==> flow/design.v <==
module MAC(  
  input         clock,  
  input  [7:0]  io_a,  
  input  [7:0]  io_b,  
  input  [15:0] io_c,  
  output [16:0] io_y  
);
  reg [7:0] rA;  
  reg [7:0] rB;  
  reg [15:0] rC;  
  wire [15:0] mult;  
  assign mult = $signed(rA) * $signed(rB);  
  assign io_y = $signed(rC) + $signed(mult);  
  always @(posedge clock) begin
    rA <= io_a;
    rB <= io_b;
    rC <= io_c;
  end
endmodule
module Adder(  
  input         clock,  
  input  [16:0] io_a,  
  input  [16:0] io_b,  
  output [17:0] io_y  
);
  reg [16:0] rA;  
  reg [16:0] rB;  
  assign io_y = $signed(rA) + $signed(rB);  
  always @(posedge clock) begin
    rA <= io_a;
    rB <= io_b;
  end
endmodule
module Adder_8(  
  input         clock,  
  input  [17:0] io_a,  
  input  [17:0] io_b,  
  output [18:0] io_y  
);
  reg [17:0] rA;  
  reg [17:0] rB;  
  assign io_y = $signed(rA) + $signed(rB);  
  always @(posedge clock) begin
    rA <= io_a;
    rB <= io_b;
  end
endmodule
module Adder_12(  
  input         clock,  
  input  [18:0] io_a,  
  input  [18:0] io_b,  
  output [19:0] io_y  
);
  reg [18:0] rA;  
  reg [18:0] rB;  
  assign io_y = $signed(rA) + $signed(rB);  
  always @(posedge clock) begin
    rA <= io_a;
    rB <= io_b;
  end
endmodule
module Adder_14(  
  input         clock,  
  input  [19:0] io_a,  
  input  [19:0] io_b,  
  output [20:0] io_y  
);
  reg [19:0] rA;  
  reg [19:0] rB;  
  assign io_y = $signed(rA) + $signed(rB);  
  always @(posedge clock) begin
    rA <= io_a;
    rB <= io_b;
  end
endmodule
module DotProduct(  
  input         clock,  
  input  [7:0]  io_a_0,
  input  [7:0]  io_a_1,
  input  [7:0]  io_a_2,
  input  [7:0]  io_a_3,
  input  [7:0]  io_a_4,
  input  [7:0]  io_a_5,
  input  [7:0]  io_a_6,
  input  [7:0]  io_a_7,
  input  [7:0]  io_a_8,
  input  [7:0]  io_a_9,
  input  [7:0]  io_a_10,
  input  [7:0]  io_a_11,
  input  [7:0]  io_a_12,
  input  [7:0]  io_a_13,
  input  [7:0]  io_a_14,
  input  [7:0]  io_a_15,
  input  [7:0]  io_b_0,  
  input  [7:0]  io_b_1,  
  input  [7:0]  io_b_2,  
  input  [7:0]  io_b_3,  
  input  [7:0]  io_b_4,  
  input  [7:0]  io_b_5,  
  input  [7:0]  io_b_6,  
  input  [7:0]  io_b_7,  
  input  [7:0]  io_b_8,  
  input  [7:0]  io_b_9,  
  input  [7:0]  io_b_10,  
  input  [7:0]  io_b_11,  
  input  [7:0]  io_b_12,  
  input  [7:0]  io_b_13,  
  input  [7:0]  io_b_14,  
  input  [7:0]  io_b_15,  
  output [20:0] io_y  
);
  wire  m_0_clock;  
  wire [7:0] m_0_io_a;  
  wire [7:0] m_0_io_b;  
  wire [15:0] m_0_io_c;  
  wire [16:0] m_0_io_y;  
  wire  m_1_clock;  
  wire [7:0] m_1_io_a;  
  wire [7:0] m_1_io_b;  
  wire [15:0] m_1_io_c;  
  wire [16:0] m_1_io_y;  
  wire  m_2_clock;  
  wire [7:0] m_2_io_a;  
  wire [7:0] m_2_io_b;  
  wire [15:0] m_2_io_c;  
  wire [16:0] m_2_io_y;  
  wire  m_3_clock;  
  wire [7:0] m_3_io_a;  
  wire [7:0] m_3_io_b;  
  wire [15:0] m_3_io_c;  
  wire [16:0] m_3_io_y;  
  wire  m_4_clock;  
  wire [7:0] m_4_io_a;  
  wire [7:0] m_4_io_b;  
  wire [15:0] m_4_io_c;  
  wire [16:0] m_4_io_y;  
  wire  m_5_clock;  
  wire [7:0] m_5_io_a;  
  wire [7:0] m_5_io_b;  
  wire [15:0] m_5_io_c;  
  wire [16:0] m_5_io_y;  
  wire  m_6_clock;  
  wire [7:0] m_6_io_a;  
  wire [7:0] m_6_io_b;  
  wire [15:0] m_6_io_c;  
  wire [16:0] m_6_io_y;  
  wire  m_7_clock;  
  wire [7:0] m_7_io_a;  
  wire [7:0] m_7_io_b;  
  wire [15:0] m_7_io_c;  
  wire [16:0] m_7_io_y;  
  wire  m_8_clock;  
  wire [7:0] m_8_io_a;  
  wire [7:0] m_8_io_b;  
  wire [15:0] m_8_io_c;  
  wire [16:0] m_8_io_y;  
  wire  m_9_clock;  
  wire [7:0] m_9_io_a;  
  wire [7:0] m_9_io_b;  
  wire [15:0] m_9_io_c;  
  wire [16:0] m_9_io_y;  
  wire  m_10_clock;  
  wire [7:0] m_10_io_a;  
  wire [7:0] m_10_io_b;  
  wire [15:0] m_10_io_c;  
  wire [16:0] m_10_io_y;  
  wire  m_11_clock;  
  wire [7:0] m_11_io_a;  
  wire [7:0] m_11_io_b;  
  wire [15:0] m_11_io_c;  
  wire [16:0] m_11_io_y;  
  wire  m_12_clock;  
  wire [7:0] m_12_io_a;  
  wire [7:0] m_12_io_b;  
  wire [15:0] m_12_io_c;  
  wire [16:0] m_12_io_y;  
  wire  m_13_clock;  
  wire [7:0] m_13_io_a;  
  wire [7:0] m_13_io_b;  
  wire [15:0] m_13_io_c;  
  wire [16:0] m_13_io_y;  
  wire  m_14_clock;  
  wire [7:0] m_14_io_a;  
  wire [7:0] m_14_io_b;  
  wire [15:0] m_14_io_c;  
  wire [16:0] m_14_io_y;  
  wire  m_15_clock;  
  wire [7:0] m_15_io_a;  
  wire [7:0] m_15_io_b;  
  wire [15:0] m_15_io_c;  
  wire [16:0] m_15_io_y;  
  wire  a_0_0_clock;  
  wire [16:0] a_0_0_io_a;  
  wire [16:0] a_0_0_io_b;  
  wire [17:0] a_0_0_io_y;  
  wire  a_0_1_clock;  
  wire [16:0] a_0_1_io_a;  
  wire [16:0] a_0_1_io_b;  
  wire [17:0] a_0_1_io_y;  
  wire  a_0_2_clock;  
  wire [16:0] a_0_2_io_a;  
  wire [16:0] a_0_2_io_b;  
  wire [17:0] a_0_2_io_y;  
  wire  a_0_3_clock;  
  wire [16:0] a_0_3_io_a;  
  wire [16:0] a_0_3_io_b;  
  wire [17:0] a_0_3_io_y;  
  wire  a_0_4_clock;  
  wire [16:0] a_0_4_io_a;  
  wire [16:0] a_0_4_io_b;  
  wire [17:0] a_0_4_io_y;  
  wire  a_0_5_clock;  
  wire [16:0] a_0_5_io_a;  
  wire [16:0] a_0_5_io_b;  
  wire [17:0] a_0_5_io_y;  
  wire  a_0_6_clock;  
  wire [16:0] a_0_6_io_a;  
  wire [16:0] a_0_6_io_b;  
  wire [17:0] a_0_6_io_y;  
  wire  a_0_7_clock;  
  wire [16:0] a_0_7_io_a;  
  wire [16:0] a_0_7_io_b;  
  wire [17:0] a_0_7_io_y;  
  wire  a_1_0_clock;  
  wire [17:0] a_1_0_io_a;  
  wire [17:0] a_1_0_io_b;  
  wire [18:0] a_1_0_io_y;  
  wire  a_1_1_clock;  
  wire [17:0] a_1_1_io_a;  
  wire [17:0] a_1_1_io_b;  
  wire [18:0] a_1_1_io_y;  
  wire  a_1_2_clock;  
  wire [17:0] a_1_2_io_a;  
  wire [17:0] a_1_2_io_b;  
  wire [18:0] a_1_2_io_y;  
  wire  a_1_3_clock;  
  wire [17:0] a_1_3_io_a;  
  wire [17:0] a_1_3_io_b;  
  wire [18:0] a_1_3_io_y;  
  wire  a_2_0_clock;  
  wire [18:0] a_2_0_io_a;  
  wire [18:0] a_2_0_io_b;  
  wire [19:0] a_2_0_io_y;  
  wire  a_2_1_clock;  
  wire [18:0] a_2_1_io_a;  
  wire [18:0] a_2_1_io_b;  
  wire [19:0] a_2_1_io_y;  
  wire  a_3_0_clock;  
  wire [19:0] a_3_0_io_a;  
  wire [19:0] a_3_0_io_b;  
  wire [20:0] a_3_0_io_y;  
  MAC m_0 (  
    .clock(m_0_clock),
    .io_a(m_0_io_a),
    .io_b(m_0_io_b),
    .io_c(m_0_io_c),
    .io_y(m_0_io_y)
  );
  MAC m_1 (  
    .clock(m_1_clock),
    .io_a(m_1_io_a),
    .io_b(m_1_io_b),
    .io_c(m_1_io_c),
    .io_y(m_1_io_y)
  );
  MAC m_2 (  
    .clock(m_2_clock),
    .io_a(m_2_io_a),
    .io_b(m_2_io_b),
    .io_c(m_2_io_c),
    .io_y(m_2_io_y)
  );
  MAC m_3 (  
    .clock(m_3_clock),
    .io_a(m_3_io_a),
    .io_b(m_3_io_b),
    .io_c(m_3_io_c),
    .io_y(m_3_io_y)
  );
  MAC m_4 (  
    .clock(m_4_clock),
    .io_a(m_4_io_a),
    .io_b(m_4_io_b),
    .io_c(m_4_io_c),
    .io_y(m_4_io_y)
  );
  MAC m_5 (  
    .clock(m_5_clock),
    .io_a(m_5_io_a),
    .io_b(m_5_io_b),
    .io_c(m_5_io_c),
    .io_y(m_5_io_y)
  );
  MAC m_6 (  
    .clock(m_6_clock),
    .io_a(m_6_io_a),
    .io_b(m_6_io_b),
    .io_c(m_6_io_c),
    .io_y(m_6_io_y)
  );
  MAC m_7 (  
    .clock(m_7_clock),
    .io_a(m_7_io_a),
    .io_b(m_7_io_b),
    .io_c(m_7_io_c),
    .io_y(m_7_io_y)
  );
  MAC m_8 (  
    .clock(m_8_clock),
    .io_a(m_8_io_a),
    .io_b(m_8_io_b),
    .io_c(m_8_io_c),
    .io_y(m_8_io_y)
  );
  MAC m_9 (  
    .clock(m_9_clock),
    .io_a(m_9_io_a),
    .io_b(m_9_io_b),
    .io_c(m_9_io_c),
    .io_y(m_9_io_y)
  );
  MAC m_10 (  
    .clock(m_10_clock),
    .io_a(m_10_io_a),
    .io_b(m_10_io_b),
    .io_c(m_10_io_c),
    .io_y(m_10_io_y)
  );
  MAC m_11 (  
    .clock(m_11_clock),
    .io_a(m_11_io_a),
    .io_b(m_11_io_b),
    .io_c(m_11_io_c),
    .io_y(m_11_io_y)
  );
  MAC m_12 (  
    .clock(m_12_clock),
    .io_a(m_12_io_a),
    .io_b(m_12_io_b),
    .io_c(m_12_io_c),
    .io_y(m_12_io_y)
  );
  MAC m_13 (  
    .clock(m_13_clock),
    .io_a(m_13_io_a),
    .io_b(m_13_io_b),
    .io_c(m_13_io_c),
    .io_y(m_13_io_y)
  );
  MAC m_14 (  
    .clock(m_14_clock),
    .io_a(m_14_io_a),
    .io_b(m_14_io_b),
    .io_c(m_14_io_c),
    .io_y(m_14_io_y)
  );
  MAC m_15 (  
    .clock(m_15_clock),
    .io_a(m_15_io_a),
    .io_b(m_15_io_b),
    .io_c(m_15_io_c),
    .io_y(m_15_io_y)
  );
  Adder a_0_0 (  
    .clock(a_0_0_clock),
    .io_a(a_0_0_io_a),
    .io_b(a_0_0_io_b),
    .io_y(a_0_0_io_y)
  );
  Adder a_0_1 (  
    .clock(a_0_1_clock),
    .io_a(a_0_1_io_a),
    .io_b(a_0_1_io_b),
    .io_y(a_0_1_io_y)
  );
  Adder a_0_2 (  
    .clock(a_0_2_clock),
    .io_a(a_0_2_io_a),
    .io_b(a_0_2_io_b),
    .io_y(a_0_2_io_y)
  );
  Adder a_0_3 (  
    .clock(a_0_3_clock),
    .io_a(a_0_3_io_a),
    .io_b(a_0_3_io_b),
    .io_y(a_0_3_io_y)
  );
  Adder a_0_4 (  
    .clock(a_0_4_clock),
    .io_a(a_0_4_io_a),
    .io_b(a_0_4_io_b),
    .io_y(a_0_4_io_y)
  );
  Adder a_0_5 (  
    .clock(a_0_5_clock),
    .io_a(a_0_5_io_a),
    .io_b(a_0_5_io_b),
    .io_y(a_0_5_io_y)
  );
  Adder a_0_6 (  
    .clock(a_0_6_clock),
    .io_a(a_0_6_io_a),
    .io_b(a_0_6_io_b),
    .io_y(a_0_6_io_y)
  );
  Adder a_0_7 (  
    .clock(a_0_7_clock),
    .io_a(a_0_7_io_a),
    .io_b(a_0_7_io_b),
    .io_y(a_0_7_io_y)
  );
  Adder_8 a_1_0 (  
    .clock(a_1_0_clock),
    .io_a(a_1_0_io_a),
    .io_b(a_1_0_io_b),
    .io_y(a_1_0_io_y)
  );
  Adder_8 a_1_1 (  
    .clock(a_1_1_clock),
    .io_a(a_1_1_io_a),
    .io_b(a_1_1_io_b),
    .io_y(a_1_1_io_y)
  );
  Adder_8 a_1_2 (  
    .clock(a_1_2_clock),
    .io_a(a_1_2_io_a),
    .io_b(a_1_2_io_b),
    .io_y(a_1_2_io_y)
  );
  Adder_8 a_1_3 (  
    .clock(a_1_3_clock),
    .io_a(a_1_3_io_a),
    .io_b(a_1_3_io_b),
    .io_y(a_1_3_io_y)
  );
  Adder_12 a_2_0 (  
    .clock(a_2_0_clock),
    .io_a(a_2_0_io_a),
    .io_b(a_2_0_io_b),
    .io_y(a_2_0_io_y)
  );
  Adder_12 a_2_1 (  
    .clock(a_2_1_clock),
    .io_a(a_2_1_io_a),
    .io_b(a_2_1_io_b),
    .io_y(a_2_1_io_y)
  );
  Adder_14 a_3_0 (  
    .clock(a_3_0_clock),
    .io_a(a_3_0_io_a),
    .io_b(a_3_0_io_b),
    .io_y(a_3_0_io_y)
  );
  assign io_y = a_3_0_io_y;  
  assign m_0_clock = clock;  
  assign m_0_io_a = io_a_0;  
  assign m_0_io_b = io_b_0;  
  assign m_0_io_c = 16'sh0;  
  assign m_1_clock = clock;  
  assign m_1_io_a = io_a_1;  
  assign m_1_io_b = io_b_1;  
  assign m_1_io_c = 16'sh0;  
  assign m_2_clock = clock;  
  assign m_2_io_a = io_a_2;  
  assign m_2_io_b = io_b_2;  
  assign m_2_io_c = 16'sh0;  
  assign m_3_clock = clock;  
  assign m_3_io_a = io_a_3;  
  assign m_3_io_b = io_b_3;  
  assign m_3_io_c = 16'sh0;  
  assign m_4_clock = clock;  
  assign m_4_io_a = io_a_4;  
  assign m_4_io_b = io_b_4;  
  assign m_4_io_c = 16'sh0;  
  assign m_5_clock = clock;  
  assign m_5_io_a = io_a_5;  
  assign m_5_io_b = io_b_5;  
  assign m_5_io_c = 16'sh0;  
  assign m_6_clock = clock;  
  assign m_6_io_a = io_a_6;  
  assign m_6_io_b = io_b_6;  
  assign m_6_io_c = 16'sh0;  
  assign m_7_clock = clock;  
  assign m_7_io_a = io_a_7;  
  assign m_7_io_b = io_b_7;  
  assign m_7_io_c = 16'sh0;  
  assign m_8_clock = clock;  
  assign m_8_io_a = io_a_8;  
  assign m_8_io_b = io_b_8;  
  assign m_8_io_c = 16'sh0;  
  assign m_9_clock = clock;  
  assign m_9_io_a = io_a_9;  
  assign m_9_io_b = io_b_9;  
  assign m_9_io_c = 16'sh0;  
  assign m_10_clock = clock;  
  assign m_10_io_a = io_a_10;  
  assign m_10_io_b = io_b_10;  
  assign m_10_io_c = 16'sh0;  
  assign m_11_clock = clock;  
  assign m_11_io_a = io_a_11;  
  assign m_11_io_b = io_b_11;  
  assign m_11_io_c = 16'sh0;  
  assign m_12_clock = clock;  
  assign m_12_io_a = io_a_12;  
  assign m_12_io_b = io_b_12;  
  assign m_12_io_c = 16'sh0;  
  assign m_13_clock = clock;  
  assign m_13_io_a = io_a_13;  
  assign m_13_io_b = io_b_13;  
  assign m_13_io_c = 16'sh0;  
  assign m_14_clock = clock;  
  assign m_14_io_a = io_a_14;  
  assign m_14_io_b = io_b_14;  
  assign m_14_io_c = 16'sh0;  
  assign m_15_clock = clock;  
  assign m_15_io_a = io_a_15;  
  assign m_15_io_b = io_b_15;  
  assign m_15_io_c = 16'sh0;  
  assign a_0_0_clock = clock;  
  assign a_0_0_io_a = m_0_io_y;  
  assign a_0_0_io_b = m_1_io_y;  
  assign a_0_1_clock = clock;  
  assign a_0_1_io_a = m_2_io_y;  
  assign a_0_1_io_b = m_3_io_y;  
  assign a_0_2_clock = clock;  
  assign a_0_2_io_a = m_4_io_y;  
  assign a_0_2_io_b = m_5_io_y;  
  assign a_0_3_clock = clock;  
  assign a_0_3_io_a = m_6_io_y;  
  assign a_0_3_io_b = m_7_io_y;  
  assign a_0_4_clock = clock;  
  assign a_0_4_io_a = m_8_io_y;  
  assign a_0_4_io_b = m_9_io_y;  
  assign a_0_5_clock = clock;  
  assign a_0_5_io_a = m_10_io_y;  
  assign a_0_5_io_b = m_11_io_y;  
  assign a_0_6_clock = clock;  
  assign a_0_6_io_a = m_12_io_y;  
  assign a_0_6_io_b = m_13_io_y;  
  assign a_0_7_clock = clock;  
  assign a_0_7_io_a = m_14_io_y;  
  assign a_0_7_io_b = m_15_io_y;  
  assign a_1_0_clock = clock;  
  assign a_1_0_io_a = a_0_0_io_y;  
  assign a_1_0_io_b = a_0_1_io_y;  
  assign a_1_1_clock = clock;  
  assign a_1_1_io_a = a_0_2_io_y;  
  assign a_1_1_io_b = a_0_3_io_y;  
  assign a_1_2_clock = clock;  
  assign a_1_2_io_a = a_0_4_io_y;  
  assign a_1_2_io_b = a_0_5_io_y;  
  assign a_1_3_clock = clock;  
  assign a_1_3_io_a = a_0_6_io_y;  
  assign a_1_3_io_b = a_0_7_io_y;  
  assign a_2_0_clock = clock;  
  assign a_2_0_io_a = a_1_0_io_y;  
  assign a_2_0_io_b = a_1_1_io_y;  
  assign a_2_1_clock = clock;  
  assign a_2_1_io_a = a_1_2_io_y;  
  assign a_2_1_io_b = a_1_3_io_y;  
  assign a_3_0_clock = clock;  
  assign a_3_0_io_a = a_2_0_io_y;  
  assign a_3_0_io_b = a_2_1_io_y;  
endmodule
**From RTL to reports: DotProduct**

What the tools print for DotProduct, step after step.
Line numbers count from 1 in the design file above.
The mark n/a stands for no value.

- Top module: DotProduct
- Clock input: clock
- Cell library: sky130hd
- Library corner: tt_025C_1v80

**Word level**

Yosys after proc, flatten, opt, wreduce and memory -nomap, before mapping. Enables and synchronous resets that opt folds into registers are not counted as muxes. Memory bits, and registers merged into a memory's read port (data or address), are not among the register bits. Print and check cells are not counted. Equal cells are merged and count once.

- Register bits: 758
- Bits of input ports: 257
- Output and inout port bits: 21
- Cells after elaboration: 93

- $add $sub $neg: 15
- Multiply operators: 16

Operators by type and width:

| cell | number |
|---|---|
| multiplier 8 x 8 -> 16 bit | 16 |
| adder 16 x 16 -> 17 bit | 8 |
| adder 17 x 17 -> 18 bit | 4 |
| adder 18 x 18 -> 19 bit | 2 |
| adder 19 x 19 -> 20 bit | 1 |

**Longest topological paths**

Depth = most cells in a row (Yosys ltp): at word level without a register or memory, in the mapped netlist without a sequential cell, where the memories' decode and read muxes count.

- Depth in word-level cells: 1
- ABC_AREA: 1
- Gate-level depth with buffers: 22
- Depth with buffers taken out: 21

**Mapped cells and area**

Yosys stat after the flow's synthesis: flattened, memories mapped to cells. It holds for the ABC_AREA given above (unset counts as 0); a run with the other value may have another netlist.
Totals and module areas in this step are rounded.

- Standard cells after synthesis: 9707
- Chip area (Yosys): 73060 um^2
- Area of sequential cells: 15170 um^2
- Flip-flop cells: 758
- Buffers: 241

Cell types:

| type | number |
|---|---|
| sky130_fd_sc_hd__fa_1 | 895 |
| sky130_fd_sc_hd__dfxtp_1 | 758 |
| sky130_fd_sc_hd__inv_1 | 2666 |
| sky130_fd_sc_hd__nand2_1 | 2478 |
| sky130_fd_sc_hd__ha_1 | 715 |
| sky130_fd_sc_hd__nor2_1 | 489 |
| sky130_fd_sc_hd__nand3_1 | 355 |
| sky130_fd_sc_hd__a21oi_1 | 334 |
| sky130_fd_sc_hd__xor2_1 | 179 |
| sky130_fd_sc_hd__xnor2_1 | 108 |
| sky130_fd_sc_hd__clkbuf_1 | 240 |
| sky130_fd_sc_hd__o21ai_0 | 166 |
| sky130_fd_sc_hd__o21bai_1 | 51 |
| sky130_fd_sc_hd__nand4_1 | 44 |
| sky130_fd_sc_hd__o21ai_2 | 22 |
| sky130_fd_sc_hd__nand2_2 | 29 |
| sky130_fd_sc_hd__nor3_1 | 32 |
| sky130_fd_sc_hd__or2_2 | 24 |

Other cell types: 18; their cells: 122.

**Worst setup path after synthesis**

Path of least setup slack by OpenSTA after synthesis, without wires, with an ideal clock, recovery checks aside; 20% of the period is set as input and as output delay. Where synthesis merged equal registers, the netlist keeps one of their names.

- Path kind: register to register
- From: reg m_8.rB[2]
- To: reg a_0_4.rA[15]
- Clock period: 5000 ps
- Setup time: 112 ps
- Launch time at the first pin: 0 ps
- Data arrival time: 3846 ps
- Required time: 4888 ps
- Path slack: 1042 ps
- Delay of the path: 3958 ps
- Driving pins on the path: 18
- Buffers on the path: 1
- Period reached after synthesis: 3958 ps

"delay of the path" is the arrival time less input delay plus setup time.
"driving pins on the path": output pins that drive a net of the path, with the launching flip-flop's if there is one; two outputs of one cell count as two.
"period reached after synthesis" is the clock period less the worst setup slack; recovery checks do not enter. This is arithmetic on one report: input and output delays are still those of the set period (20% each).
Between the ends stands the longest chain of elaborated cells between them, by number of cells; it is not shown to be the way that was timed. Of several equally long chains one is given.
Each line given opens the expression or statement behind the cell; cells for indexed reads and writes are added by Yosys, which also makes memories of some case tables.

- Cells stage by stage: sky130_fd_sc_hd__dfxtp_1 sky130_fd_sc_hd__clkbuf_1 sky130_fd_sc_hd__nand2_1 sky130_fd_sc_hd__fa_1 sky130_fd_sc_hd__inv_1 sky130_fd_sc_hd__fa_1 sky130_fd_sc_hd__inv_1 sky130_fd_sc_hd__fa_1 sky130_fd_sc_hd__inv_1 sky130_fd_sc_hd__fa_1 sky130_fd_sc_hd__ha_1 sky130_fd_sc_hd__a21o_1 sky130_fd_sc_hd__nor2_1 sky130_fd_sc_hd__nand2_1 sky130_fd_sc_hd__nor2_1 sky130_fd_sc_hd__inv_1 sky130_fd_sc_hd__nand2_1 sky130_fd_sc_hd__nand2_1
- Cells in the longest elaborated chain: 1
- Elaborated cells on any way between the ends: 1
- Source lines of those cells: 1
- Those cells by class: 1 x mul

Ends and longest elaborated chain, post-synthesis:

| item | line | source |
|---|---|---|
| start: declaration | 9 | `reg [7:0] rB;` |
| start: assignment | 16 | `rB <= io_b;` |
| multiplier 8 x 8 -> 16 bit | 12 | `assign mult = $signed(rA) * $signed(rB);` |
| end: assignment | 30 | `rA <= io_a;` |
| end: declaration | 26 | `reg [16:0] rA;` |

**Path in the finished layout**

From the final timing report of run 1: the path of least setup slack in the routed layout; clock arrival at registers is part of the times.
The path's times are printed in steps of 10 ps; the period is the one set.

- Path kind: register to output
- From: reg a_3_0.rA[1]
- To: out io_y[16]
- Clock period: 6590 ps
- Launch time at the first pin: 860 ps
- Data arrival time: 3460 ps
- Required time: 5270 ps
- Path slack: 1810 ps
- Driving pins on the path: 13
- Buffers on the path: 1

Between the ends stands the longest chain of elaborated cells between them, by number of cells; it is not shown to be the way that was timed. Of several equally long chains one is given.

- Cells stage by stage: sky130_fd_sc_hd__dfxtp_1 sky130_fd_sc_hd__inv_1 sky130_fd_sc_hd__fa_1 sky130_fd_sc_hd__inv_1 sky130_fd_sc_hd__nand3_1 sky130_fd_sc_hd__nand3_1 sky130_fd_sc_hd__nand2_1 sky130_fd_sc_hd__nand2_2 sky130_fd_sc_hd__nand2_1 sky130_fd_sc_hd__nand2_1 sky130_fd_sc_hd__nand2_1 sky130_fd_sc_hd__nand2_1 sky130_fd_sc_hd__clkdlybuf4s50_1
- Cells in the longest elaborated chain: 1
- Elaborated cells on any way between the ends: 1
- Source lines of those cells: 1
- Those cells by class: 1 x add/sub

Ends and longest elaborated chain, after layout:

| item | line | source |
|---|---|---|
| start: declaration | 68 | `reg [19:0] rA;` |
| start: assignment | 72 | `rA <= io_a;` |
| adder 19 x 19 -> 20 bit | 70 | `assign io_y = $signed(rA) + $signed(rB);` |
| end: declaration | 110 | `output [20:0] io_y` |

Subject: flow runs of DotProduct

Hi,

Stored flow runs of DotProduct (2 of them; Yosys, OpenROAD, sky130hd). They differ in their settings and are not a sequence. Constraints: input delay and output delay 20% of the set period each, output load 0.01 pF.
"period achieved": clock period set for the run, less the worst setup slack. It is reckoned from that one timing run; input and output delays stay at 20% of the period that was set.
"worst setup path time" = time allowed to the worst setup path (clock period - input delay - output delay, where it has them) - its slack; a late launch clock adds to it, a late capture clock takes from it.
By "overall power" is meant OpenSTA's value without simulated activity: inputs other than the clock are taken to toggle once in ten clock periods, and the tool carries that through the logic.
"worst setup path time" is known to 10 ps.
Values from the reports are rounded here.

### Run 1

==> flow/run.sh <==
#!/bin/bash
# the make line also repeats the synthesis and layout settings of config.mk as NAME=value (left out here)
make -C /OpenROAD-flow-scripts/flow DESIGN_CONFIG=/design/flow/config.mk WORK_HOME=/design/flow/orfs CLKGATE_MAP_FILE= finish
==> flow/config.mk <==
export PLATFORM = sky130hd
export DESIGN_NAME = DotProduct
export DESIGN_NICKNAME = DotProduct
export VERILOG_FILES = /design/flow/design.v
export SDC_FILE = /design/flow/constraint.sdc
export NUM_CORES = 4
export LEC_CHECK = 0
export ABC_AREA = 1
export CAP_MARGIN = 5
export CORE_MARGIN = 5
export CORE_UTILIZATION = 15
export GPL_TIMING_DRIVEN = 1
export HOLD_SLACK_MARGIN = -0.08
export MIN_ROUTING_LAYER = met2
export PLACE_DENSITY = 0.53
export SETUP_SLACK_MARGIN = 0.05
export SLEW_MARGIN = 40
export TNS_END_PERCENT = 20
==> flow/constraint.sdc <==
create_clock -name core_clock -period 6.59 [get_ports {clock}]
set_input_delay 1.3180 -clock core_clock [delete_from_list [all_inputs] [get_ports {clock}]]
set_output_delay 1.3180 -clock core_clock [all_outputs]
set_load 0.01 [all_outputs]

Results of run 1:
- Cell area after synthesis: 73060 um^2
- Area inside the die boundary: 501100 um^2
- Standard-cell area after routing: 87040 um^2
- Post-layout utilization: 0.179
- Worst slack on setup checks: 1815 ps
- Final setup TNS: 0 ps
- Post-route worst hold slack: 454 ps
- Overall power: 42370 µW
- Period achieved: 4775 ps
- Worst setup path time: 3460 ps
- Kind of the worst setup path: register to output

### Run 2

==> flow/run.sh <==
#!/bin/bash
# the make line also repeats the synthesis and layout settings of config.mk as NAME=value (left out here)
make -C /OpenROAD-flow-scripts/flow DESIGN_CONFIG=/design/flow/config.mk WORK_HOME=/design/flow/orfs CLKGATE_MAP_FILE= finish
==> flow/config.mk <==
export PLATFORM = sky130hd
export DESIGN_NAME = DotProduct
export DESIGN_NICKNAME = DotProduct
export VERILOG_FILES = /design/flow/design.v
export SDC_FILE = /design/flow/constraint.sdc
export NUM_CORES = 4
export LEC_CHECK = 0
export CAP_MARGIN = 20
export CELL_PAD_IN_SITES_GLOBAL_PLACEMENT = 2
export CORE_MARGIN = 3
export CORE_UTILIZATION = 40
export CTS_CLUSTER_DIAMETER = 54
export MIN_ROUTING_LAYER = met2
export PLACE_DENSITY_LB_ADDON = 0.04
export SLEW_MARGIN = 0
==> flow/constraint.sdc <==
create_clock -name core_clock -period 4.94 [get_ports {clock}]
set_input_delay 0.9880 -clock core_clock [delete_from_list [all_inputs] [get_ports {clock}]]
set_output_delay 0.9880 -clock core_clock [all_outputs]
set_load 0.01 [all_outputs]

Results of run 2:
- Cell area after synthesis: 66320 um^2
- Area inside the die boundary: 170700 um^2
- Standard-cell area after routing: 76080 um^2
- Post-layout utilization: 0.465
- Worst slack on setup checks: 181 ps
- Final setup TNS: 0 ps
- Post-route worst hold slack: 441 ps
- Overall power: 52920 µW
- Period achieved: 4759 ps
- Worst setup path time: 3770 ps
- Kind of the worst setup path: register to output

Regards
